==> flow/design.v <==
`timescale 1ns / 1ps
module DilatedCausal1DConv #(
    parameter integer DILATION_FACTOR = 2,
    parameter integer KERNEL_SIZE = 3,
    parameter integer INPUT_CHANNELS = 16,
    parameter integer OUTPUT_CHANNELS = 16
)(
    input clk,
    input reset,
    input wire [INPUT_CHANNELS*8-1:0] x,  
    output reg [OUTPUT_CHANNELS*8-1:0] y,  
    input h_write,
    input [7:0] h_index_channel,
    input [7:0] h_index_filter,
    input [7:0] h_value    
    );
    localparam integer TAPS = DILATION_FACTOR*(KERNEL_SIZE-1) + 1;
    reg signed [7:0] h [0:INPUT_CHANNELS*KERNEL_SIZE-1];        
    reg signed [7:0] x_delay [0:INPUT_CHANNELS*TAPS-1];          
    reg signed [15:0] mul [0:INPUT_CHANNELS*KERNEL_SIZE-1];
    reg signed [15:0] sum [0:OUTPUT_CHANNELS-1];
    integer i,j;
    always @(posedge clk or posedge reset) begin
        if(reset) begin
        for(i = 0; i <= INPUT_CHANNELS-1; i= i+1) begin
            for (j = 0; j <= (DILATION_FACTOR*(KERNEL_SIZE-1)); j = j + 1) begin
                x_delay[i*TAPS+j] <= 8'sh0;
            end           
        end
    end
        else begin
        for(i = 0; i <= INPUT_CHANNELS-1; i= i+1) begin
            for(j=(DILATION_FACTOR*(KERNEL_SIZE-1)); j>0; j=j-1) begin
                x_delay[i*TAPS+j] <= x_delay[i*TAPS+j-1];
            end
            x_delay[i*TAPS] <= x[i*8 +: 8];
        end
    end
end
    always @ (posedge clk or posedge reset) begin  
        if(reset) begin
            for(i = 0; i <= INPUT_CHANNELS-1; i= i+1) begin
                for(j=0; j<KERNEL_SIZE; j=j+1) begin
                    h[i*KERNEL_SIZE+j] <= 8'd1 + j;
                end
            end
        end
        else begin
            for(i = 0; i <= INPUT_CHANNELS-1; i= i+1) begin
                for(j=0; j<KERNEL_SIZE; j=j+1) begin
                    if(h_write == 1 && h_index_channel == i && h_index_filter == j) begin
                        h[i*KERNEL_SIZE+j] <= h_value;
                    end
                end
            end
        end
    end    
always @(*) begin
    for(i = 0; i <= INPUT_CHANNELS-1; i= i+1) begin
        sum[i] = 0;
        for (j = 0; j < KERNEL_SIZE; j = j + 1) begin
            sum[i] = sum[i] + mul[i*KERNEL_SIZE+j];
        end
     end
end
always @(*) begin
    for(i = 0; i <= INPUT_CHANNELS-1; i= i+1) begin
        for(j=0; j< KERNEL_SIZE; j = j + 1) begin
            mul[i*KERNEL_SIZE+j] = x_delay[i*TAPS+DILATION_FACTOR * j] * h[i*KERNEL_SIZE+j];
        end
    end
end
always @(posedge clk or posedge reset) begin
    if (reset) begin
        for(i = 0; i <= OUTPUT_CHANNELS-1; i= i+1) begin
            y[i*8 +: 8] <= 8'sh0;
        end
    end
    else begin
        for(i = 0; i <= OUTPUT_CHANNELS-1; i= i+1) begin
            if(sum[i] >= 127) begin
                y[i*8 +: 8] <= 8'd127;
            end
            else if(sum[i] <=-128) begin
                y[i*8 +: 8] <= -8'd128;
            end
            else begin
                y[i*8 +: 8] <= sum[i][7:0];
            end
        end    
    end
end
endmodule
Lab notebook: DilatedCausal1DConv

**From RTL to reports: DilatedCausal1DConv**

Each step is given for the RTL above and for the edited RTL.
Lines under "unedited" count in the file above, lines under "edited" in the edited file.
"difference" is "edited" less "unedited", of the values as shown; "rel. change" is that difference over "unedited", in percent.
Cell names lack the library's common part.
A cell with n/a has no value.

- Design top: DilatedCausal1DConv
- Clock: clk
- Standard-cell library: sky130hd
- Corner: tt_025C_1v80

**Diff**

Unified diff, file above to edited file.
The edit is scripted: it alters the design's behaviour and was not made to optimise anything.

```diff
@@ -21,13 +21,6 @@
     reg signed [15:0] sum [0:OUTPUT_CHANNELS-1];
     integer i,j;
-    always @(posedge clk or posedge reset) begin
-        if(reset) begin
-        for(i = 0; i <= INPUT_CHANNELS-1; i= i+1) begin
-            for (j = 0; j <= (DILATION_FACTOR*(KERNEL_SIZE-1)); j = j + 1) begin
-                x_delay[i*TAPS+j] <= 8'sh0;
-            end           
-        end
-    end
-        else begin
+    always @(posedge clk) begin
+        begin
         for(i = 0; i <= INPUT_CHANNELS-1; i= i+1) begin
             for(j=(DILATION_FACTOR*(KERNEL_SIZE-1)); j>0; j=j-1) begin
```

**Word level**

Yosys after proc, flatten, opt, wreduce and memory -nomap, before mapping. Enables and synchronous resets that opt folds into registers are not counted as muxes. Print and check cells are not counted. Equal cells are merged and count once.

Bit counts:

| what | unedited | edited | difference | rel. change (%) |
|---|---|---|---|---|
| bits in registers | 1152 | 1152 | 0 | 0.00 |
| bits in latches | 0 | 0 | 0 | n/a |
| bits in writable memories | 0 | 0 | 0 | n/a |
| memory bits (read-only) | 0 | 0 | 0 | n/a |
| word width x clocked read ports | 0 | 0 | 0 | n/a |
| memory cells | 0 | 0 | 0 | n/a |
| output and inout bits | 128 | 128 | 0 | 0.00 |
| elaborated cells | 356 | 356 | 0 | 0.00 |

Operators by class:

| what | unedited | edited | difference | rel. change (%) |
|---|---|---|---|---|
| add/subtract/negate cells | 32 | 32 | 0 | 0.00 |
| $mul | 48 | 48 | 0 | 0.00 |
| divide/modulo/power cells | 0 | 0 | 0 | n/a |
| magnitude comparators | 32 | 32 | 0 | 0.00 |
| equal/unequal tests | 17 | 17 | 0 | 0.00 |
| shifts and indexed selects | 0 | 0 | 0 | n/a |
| muxes and demuxes | 32 | 32 | 0 | 0.00 |
| bitwise logic cells | 0 | 0 | 0 | n/a |
| reductions and logical operators | 66 | 66 | 0 | 0.00 |

Operators with widths:

| kind | unedited | edited | difference | rel. change (%) |
|---|---|---|---|---|
| logical AND 1 bit | 64 | 64 | 0 | 0.00 |
| multiplier 8 x 8 -> 16 bit | 48 | 48 | 0 | 0.00 |
| adder 16 bit | 32 | 32 | 0 | 0.00 |
| two-way mux 8 bit | 32 | 32 | 0 | 0.00 |
| greater-or-equal comparator 16 x 8 -> 1 bit (second input constant) | 16 | 16 | 0 | 0.00 |
| <= comparator 16 x 8 -> 1 bit (second input constant) | 16 | 16 | 0 | 0.00 |
| equality test 8 x 4 -> 1 bit (second input constant) | 8 | 8 | 0 | 0.00 |
| equality test 8 x 3 -> 1 bit (second input constant) | 4 | 4 | 0 | 0.00 |
| equality test 8 x 2 -> 1 bit (second input constant) | 3 | 3 | 0 | 0.00 |
| equality test 8 x 1 -> 1 bit (second input constant) | 2 | 2 | 0 | 0.00 |
| logical NOT 8 bit | 2 | 2 | 0 | 0.00 |

**Logic depth**

Yosys ltp: most cells in a row. Word level: on the elaborated netlist, between registers, memories and ports. Mapped: between sequential cells and ports; inverters and the memories' decode and read muxes count.

Logic depth:

| what | unedited | edited | difference | rel. change (%) |
|---|---|---|---|---|
| word-level depth | 6 | 6 | 0 | 0.00 |
| ABC_AREA | 0 | 0 | n/a | n/a |
| gate-level depth with buffers | 25 | 25 | 0 | 0.00 |

**After synthesis**

Source: synth_stat.txt of the flow (Yosys; design flattened, memories mapped). It holds for the ABC_AREA given above (unset counts as 0); a run with the other value may have another netlist.

Synthesis totals:

| what | unedited | edited | difference | rel. change (%) |
|---|---|---|---|---|
| standard cells after synthesis | 15122 | 15122 | 0 | 0.00 |
| chip area (Yosys) (um2) | 159432.9 | 156229.8 | -3203.1 | -2.01 |
| mapped flip-flops | 1152 | 1152 | 0 | 0.00 |
| buffers | 115 | 115 | 0 | 0.00 |

Cells by type:

| cell type | unedited | edited | difference | rel. change (%) |
|---|---|---|---|---|
| dfrtp_1 | 1088 | 448 | -640 | -58.82 |
| dfxtp_1 | 0 | 640 | +640 | n/a |
| inv_1 | 4130 | 4130 | 0 | 0.00 |
| fa_1 | 3408 | 3408 | 0 | 0.00 |
| and2_1 | 1623 | 1623 | 0 | 0.00 |
| nand2_1 | 1178 | 1178 | 0 | 0.00 |
| ha_1 | 1168 | 1168 | 0 | 0.00 |
| xnor2_1 | 408 | 408 | 0 | 0.00 |
| mux2_2 | 356 | 356 | 0 | 0.00 |
| nor2_1 | 335 | 335 | 0 | 0.00 |
| nand2b_1 | 195 | 195 | 0 | 0.00 |
| o21ai_0 | 128 | 128 | 0 | 0.00 |
| a21oi_1 | 123 | 123 | 0 | 0.00 |
| clkbuf_1 | 113 | 113 | 0 | 0.00 |
| xor2_1 | 95 | 95 | 0 | 0.00 |
| o21a_1 | 87 | 87 | 0 | 0.00 |
| nor3_1 | 72 | 72 | 0 | 0.00 |
| a21o_1 | 70 | 70 | 0 | 0.00 |

Not every row of either side is listed.

**Path before layout**

Path of least setup slack by OpenSTA after synthesis, without wires, with an ideal clock, recovery checks aside; 20% of the period is set as input and as output delay. Where synthesis merged equal registers, the netlist keeps one of their names.

Timing path post-synthesis:

| what | unedited | edited | difference | rel. change (%) |
|---|---|---|---|---|
| path kind | reg2reg | reg2reg | n/a | n/a |
| start | register h[29][0] | register h[29][0] | n/a | n/a |
| end | register y[76] | register y[76] | n/a | n/a |
| period (ps) | 7000 | 7000 | 0 | 0.00 |
| library setup time (ps) | 127 | 127 | 0 | n/a |
| time at the first pin (ps) | 0 | 0 | 0 | n/a |
| arrival (ps) | 6627 | 6627 | 0 | 0.00 |
| data required time (ps) | 6873 | 6873 | 0 | 0.00 |
| setup slack (ps) | 246 | 246 | 0 | n/a |
| delay of the path (ps) | 6754 | 6754 | 0 | 0.00 |
| stages on the path | 23 | 23 | 0 | 0.00 |
| buffers on the path | 0 | 0 | 0 | n/a |
| period reached after synthesis (ps) | 6754 | 6754 | 0 | 0.00 |

"delay of the path" = arrival - input delay + setup time.
"stages on the path" counts driving pins, that of a launching flip-flop among them; a cell with two outputs on the path counts twice.
"period reached after synthesis" is the clock period less the worst setup slack; recovery checks do not enter. This is arithmetic on one report: input and output delays are still those of the set period (20% each).
Between the ends stands the longest chain of elaborated cells between them, by number of cells; it is not shown to be the way that was timed. Of several equally long chains one is given.
A line is the first line of the expression or statement that the cell stems from. Yosys adds cells for indexed reads and writes and turns some case tables into memories.
At most two assigning lines are given for a register; there are more.

On the way, post-synthesis, unedited:
- Cell sequence: dfstp_2 > nand2_1 > fa_1 > inv_1 > fa_1 > inv_1 > fa_1 > fa_1 > inv_1 > fa_1 > fa_1 > inv_1 > fa_1 > inv_1 > ha_1 > or4_1 > o21ai_0 > o31ai_1 > a211oi_1 > nor3_1 > or4_1 > and2b_4 > or2_2
- Cells in the longest elaborated chain: 5
- Elaborated cells between the ends (all ways): 6
- RTL lines with such cells: 4
- Those cells by class: add/sub: 1; mul: 1; compare: 2; mux: 2

Ends and longest elaborated chain, post-synthesis, unedited:

| what | line | text |
|---|---|---|
| start: declaration | 18 | `reg signed [7:0] h [0:INPUT_CHANNELS*KERNEL_SIZE-1];` |
| start: assignment | 44 | `h[i*KERNEL_SIZE+j] <= 8'd1 + j;` |
| start: assignment | 52 | `h[i*KERNEL_SIZE+j] <= h_value;` |
| multiplier 8 x 8 -> 16 bit | 69 | `mul[i*KERNEL_SIZE+j] = x_delay[i*TAPS+DILATION_FACTOR * j] * h[i*KERNEL_SIZE+j];` |
| adder 16 bit | 62 | `sum[i] = sum[i] + mul[i*KERNEL_SIZE+j];` |
| <= comparator 16 x 8 -> 1 bit | 84 | `else if(sum[i] <=-128) begin` |
| two-way mux 8 bit | 84 |  |
| two-way mux 8 bit | 81 | `if(sum[i] >= 127) begin` |
| end: assignment | 85 | `y[i*8 +: 8] <= -8'd128;` |
| end: assignment | 88 | `y[i*8 +: 8] <= sum[i][7:0];` |
| end: declaration | 11 | `output reg [OUTPUT_CHANNELS*8-1:0] y,` |

On the way, post-synthesis, edited:
- Cell sequence: dfstp_2 > nand2_1 > fa_1 > inv_1 > fa_1 > inv_1 > fa_1 > fa_1 > inv_1 > fa_1 > fa_1 > inv_1 > fa_1 > inv_1 > ha_1 > or4_1 > o21ai_0 > o31ai_1 > a211oi_1 > nor3_1 > or4_1 > and2b_4 > or2_2
- Cells in the longest elaborated chain: 5
- Elaborated cells between the ends (all ways): 6
- RTL lines with such cells: 4
- Those cells by class: add/sub: 1; mul: 1; compare: 2; mux: 2

Ends and longest elaborated chain, post-synthesis, edited:

| what | line | text |
|---|---|---|
| start: declaration | 18 | `reg signed [7:0] h [0:INPUT_CHANNELS*KERNEL_SIZE-1];` |
| start: assignment | 37 | `h[i*KERNEL_SIZE+j] <= 8'd1 + j;` |
| start: assignment | 45 | `h[i*KERNEL_SIZE+j] <= h_value;` |
| multiplier 8 x 8 -> 16 bit | 62 | `mul[i*KERNEL_SIZE+j] = x_delay[i*TAPS+DILATION_FACTOR * j] * h[i*KERNEL_SIZE+j];` |
| adder 16 bit | 55 | `sum[i] = sum[i] + mul[i*KERNEL_SIZE+j];` |
| <= comparator 16 x 8 -> 1 bit | 77 | `else if(sum[i] <=-128) begin` |
| two-way mux 8 bit | 77 |  |
| two-way mux 8 bit | 74 | `if(sum[i] >= 127) begin` |
| end: assignment | 78 | `y[i*8 +: 8] <= -8'd128;` |
| end: assignment | 81 | `y[i*8 +: 8] <= sum[i][7:0];` |
| end: declaration | 11 | `output reg [OUTPUT_CHANNELS*8-1:0] y,` |

**Worst path after layout**

Path of least setup slack in the final report of the runs of set A (OpenROAD, finished layout, wires in). Where an end is a register, its clock arrival counts in the times.
The path's times are printed in steps of 10 ps; the period is the one set.

Timing path post-layout:

| what | unedited | edited | difference | rel. change (%) |
|---|---|---|---|---|
| path kind | reg2reg | reg2reg | n/a | n/a |
| start | register x_delay[47][7] | register x_delay[25][3] | n/a | n/a |
| end | register y[76] | register y[42] | n/a | n/a |
| period (ps) | 7000 | 7000 | 0 | 0.00 |
| library setup time (ps) | 120 | 110 | -10 | n/a |
| time at the first pin (ps) | 860 | 870 | +10 | +1.16 |
| arrival (ps) | 7650 | 7590 | -60 | -0.78 |
| data required time (ps) | 7760 | 7790 | +30 | +0.39 |
| setup slack (ps) | 110 | 190 | +80 | n/a |
| stages on the path | 22 | 23 | +1 | +4.55 |
| buffers on the path | 2 | 1 | -1 | -50.00 |

Between the ends stands the longest chain of elaborated cells between them, by number of cells; it is not shown to be the way that was timed. Of several equally long chains one is given.
At most two assigning lines are given for a register; there are more.

On the way, post-layout, unedited:
- Cell sequence: dfrtp_2 > nand2_2 > clkinvlp_4 > buf_4 > fa_1 > fa_1 > fa_1 > fa_2 > fa_1 > fa_1 > inv_1 > fa_1 > inv_1 > ha_1 > or4_4 > o221ai_4 > buf_6 > xor2_2 > nand4_1 > or4_4 > and2b_4 > or2_2
- Cells in the longest elaborated chain: 6
- Elaborated cells between the ends (all ways): 7
- RTL lines with such cells: 4
- Those cells by class: add/sub: 2; mul: 1; compare: 2; mux: 2

Ends and longest elaborated chain, post-layout, unedited:

| what | line | text |
|---|---|---|
| start: declaration | 19 | `reg signed [7:0] x_delay [0:INPUT_CHANNELS*TAPS-1];` |
| start: assignment | 27 | `x_delay[i*TAPS+j] <= 8'sh0;` |
| start: assignment | 34 | `x_delay[i*TAPS+j] <= x_delay[i*TAPS+j-1];` |
| multiplier 8 x 8 -> 16 bit | 69 | `mul[i*KERNEL_SIZE+j] = x_delay[i*TAPS+DILATION_FACTOR * j] * h[i*KERNEL_SIZE+j];` |
| adder 16 bit (2 in a row) | 62 | `sum[i] = sum[i] + mul[i*KERNEL_SIZE+j];` |
| <= comparator 16 x 8 -> 1 bit | 84 | `else if(sum[i] <=-128) begin` |
| two-way mux 8 bit | 84 |  |
| two-way mux 8 bit | 81 | `if(sum[i] >= 127) begin` |
| end: assignment | 85 | `y[i*8 +: 8] <= -8'd128;` |
| end: assignment | 88 | `y[i*8 +: 8] <= sum[i][7:0];` |
| end: declaration | 11 | `output reg [OUTPUT_CHANNELS*8-1:0] y,` |

On the way, post-layout, edited:
- Cell sequence: dfxtp_1 > buf_4 > and2_1 > fa_1 > inv_1 > fa_1 > fa_1 > inv_1 > fa_1 > inv_1 > fa_1 > fa_1 > inv_1 > fa_1 > ha_4 > o21ai_2 > o21bai_1 > a2111o_1 > o311a_1 > xor2_1 > or4b_4 > o41a_4 > o21a_1
- Cells in the longest elaborated chain: 6
- Elaborated cells between the ends (all ways): 7
- RTL lines with such cells: 4
- Those cells by class: add/sub: 2; mul: 1; compare: 2; mux: 2

Ends and longest elaborated chain, post-layout, edited:

| what | line | text |
|---|---|---|
| start: declaration | 19 | `reg signed [7:0] x_delay [0:INPUT_CHANNELS*TAPS-1];` |
| start: assignment | 29 | `x_delay[i*TAPS] <= x[i*8 +: 8];` |
| multiplier 8 x 8 -> 16 bit | 62 | `mul[i*KERNEL_SIZE+j] = x_delay[i*TAPS+DILATION_FACTOR * j] * h[i*KERNEL_SIZE+j];` |
| adder 16 bit (2 in a row) | 55 | `sum[i] = sum[i] + mul[i*KERNEL_SIZE+j];` |
| <= comparator 16 x 8 -> 1 bit | 77 | `else if(sum[i] <=-128) begin` |
| two-way mux 8 bit | 77 |  |
| two-way mux 8 bit | 74 | `if(sum[i] >= 127) begin` |
| end: assignment | 78 | `y[i*8 +: 8] <= -8'd128;` |
| end: assignment | 81 | `y[i*8 +: 8] <= sum[i][7:0];` |
| end: declaration | 11 | `output reg [OUTPUT_CHANNELS*8-1:0] y,` |

**Measured runs**

Both versions went through the flow (Yosys, OpenROAD) with the same settings in each pair. Constraints: input delay and output delay 20% of the set period each, output load 0.01 pF.

Settings, set A:
- period_ns: 7.0
- CAP_MARGIN: 20
- CORE_MARGIN: 2
- CORE_UTILIZATION: 40
- SLEW_MARGIN: 20

Measured results, set A:

| what | unedited | edited | difference | rel. change (%) |
|---|---|---|---|---|
| netlist area reported by Yosys (um2) | 159432.9 | 156229.8 | -3203.1 | -2.01 |
| area of the die (um2) | 403651.0 | 395591.0 | -8060.0 | -2.00 |
| standard-cell area of the final layout (um2) | 179855.0 | 175531.0 | -4324.0 | -2.40 |
| post-route utilization (%) | 45.4 | 45.1 | -0.3 | n/a |
| worst slack on setup checks (ps) | 106 | 195 | +89 | n/a |
| total negative setup slack (ps) | 0 | 0 | 0 | n/a |
| final worst hold slack (ps) | 318 | 303 | -15 | n/a |
| total design power (W) | 0.02126 | 0.0212 | -0.00006 | -0.28 |
| clock period reached (ps) | 6894 | 6805 | -89 | -1.29 |

Settings, set B:
- CELL_PAD_IN_SITES_DETAIL_PLACEMENT: 0
- CORE_UTILIZATION: 45
- CTS_CLUSTER_SIZE: 60
- GPL_ROUTABILITY_DRIVEN: 0
- MAX_ROUTING_LAYER: met5
- PLACE_DENSITY_LB_ADDON: 0.14
- SETUP_SLACK_MARGIN: 0.7
- period_ns: 4.53
- CAP_MARGIN: 20
- CORE_MARGIN: 2
- SLEW_MARGIN: 20

Measured results, set B:

| what | unedited | edited | difference | rel. change (%) |
|---|---|---|---|---|
| netlist area reported by Yosys (um2) | 159432.9 | 156229.8 | -3203.1 | -2.01 |
| area of the die (um2) | 359071.0 | 351904.0 | -7167.0 | -2.00 |
| standard-cell area of the final layout (um2) | 198572.0 | 193433.0 | -5139.0 | -2.59 |
| post-route utilization (%) | 56.3 | 55.9 | -0.4 | n/a |
| worst slack on setup checks (ps) | -2278 | -2194 | +84 | n/a |
| total negative setup slack (ps) | -250857 | -242963 | +7894 | n/a |
| final worst hold slack (ps) | 332 | 310 | -22 | n/a |
| total design power (W) | 0.036046 | 0.035053 | -0.000993 | -2.75 |
| clock period reached (ps) | 6808 | 6724 | -84 | -1.23 |

"clock period reached" is the run's clock period less its worst setup slack. It is reckoned from that one timing run; input and output delays stay at 20% of the period that was set.
"total design power": no workload was simulated; the value follows from the tool's default switching activity.
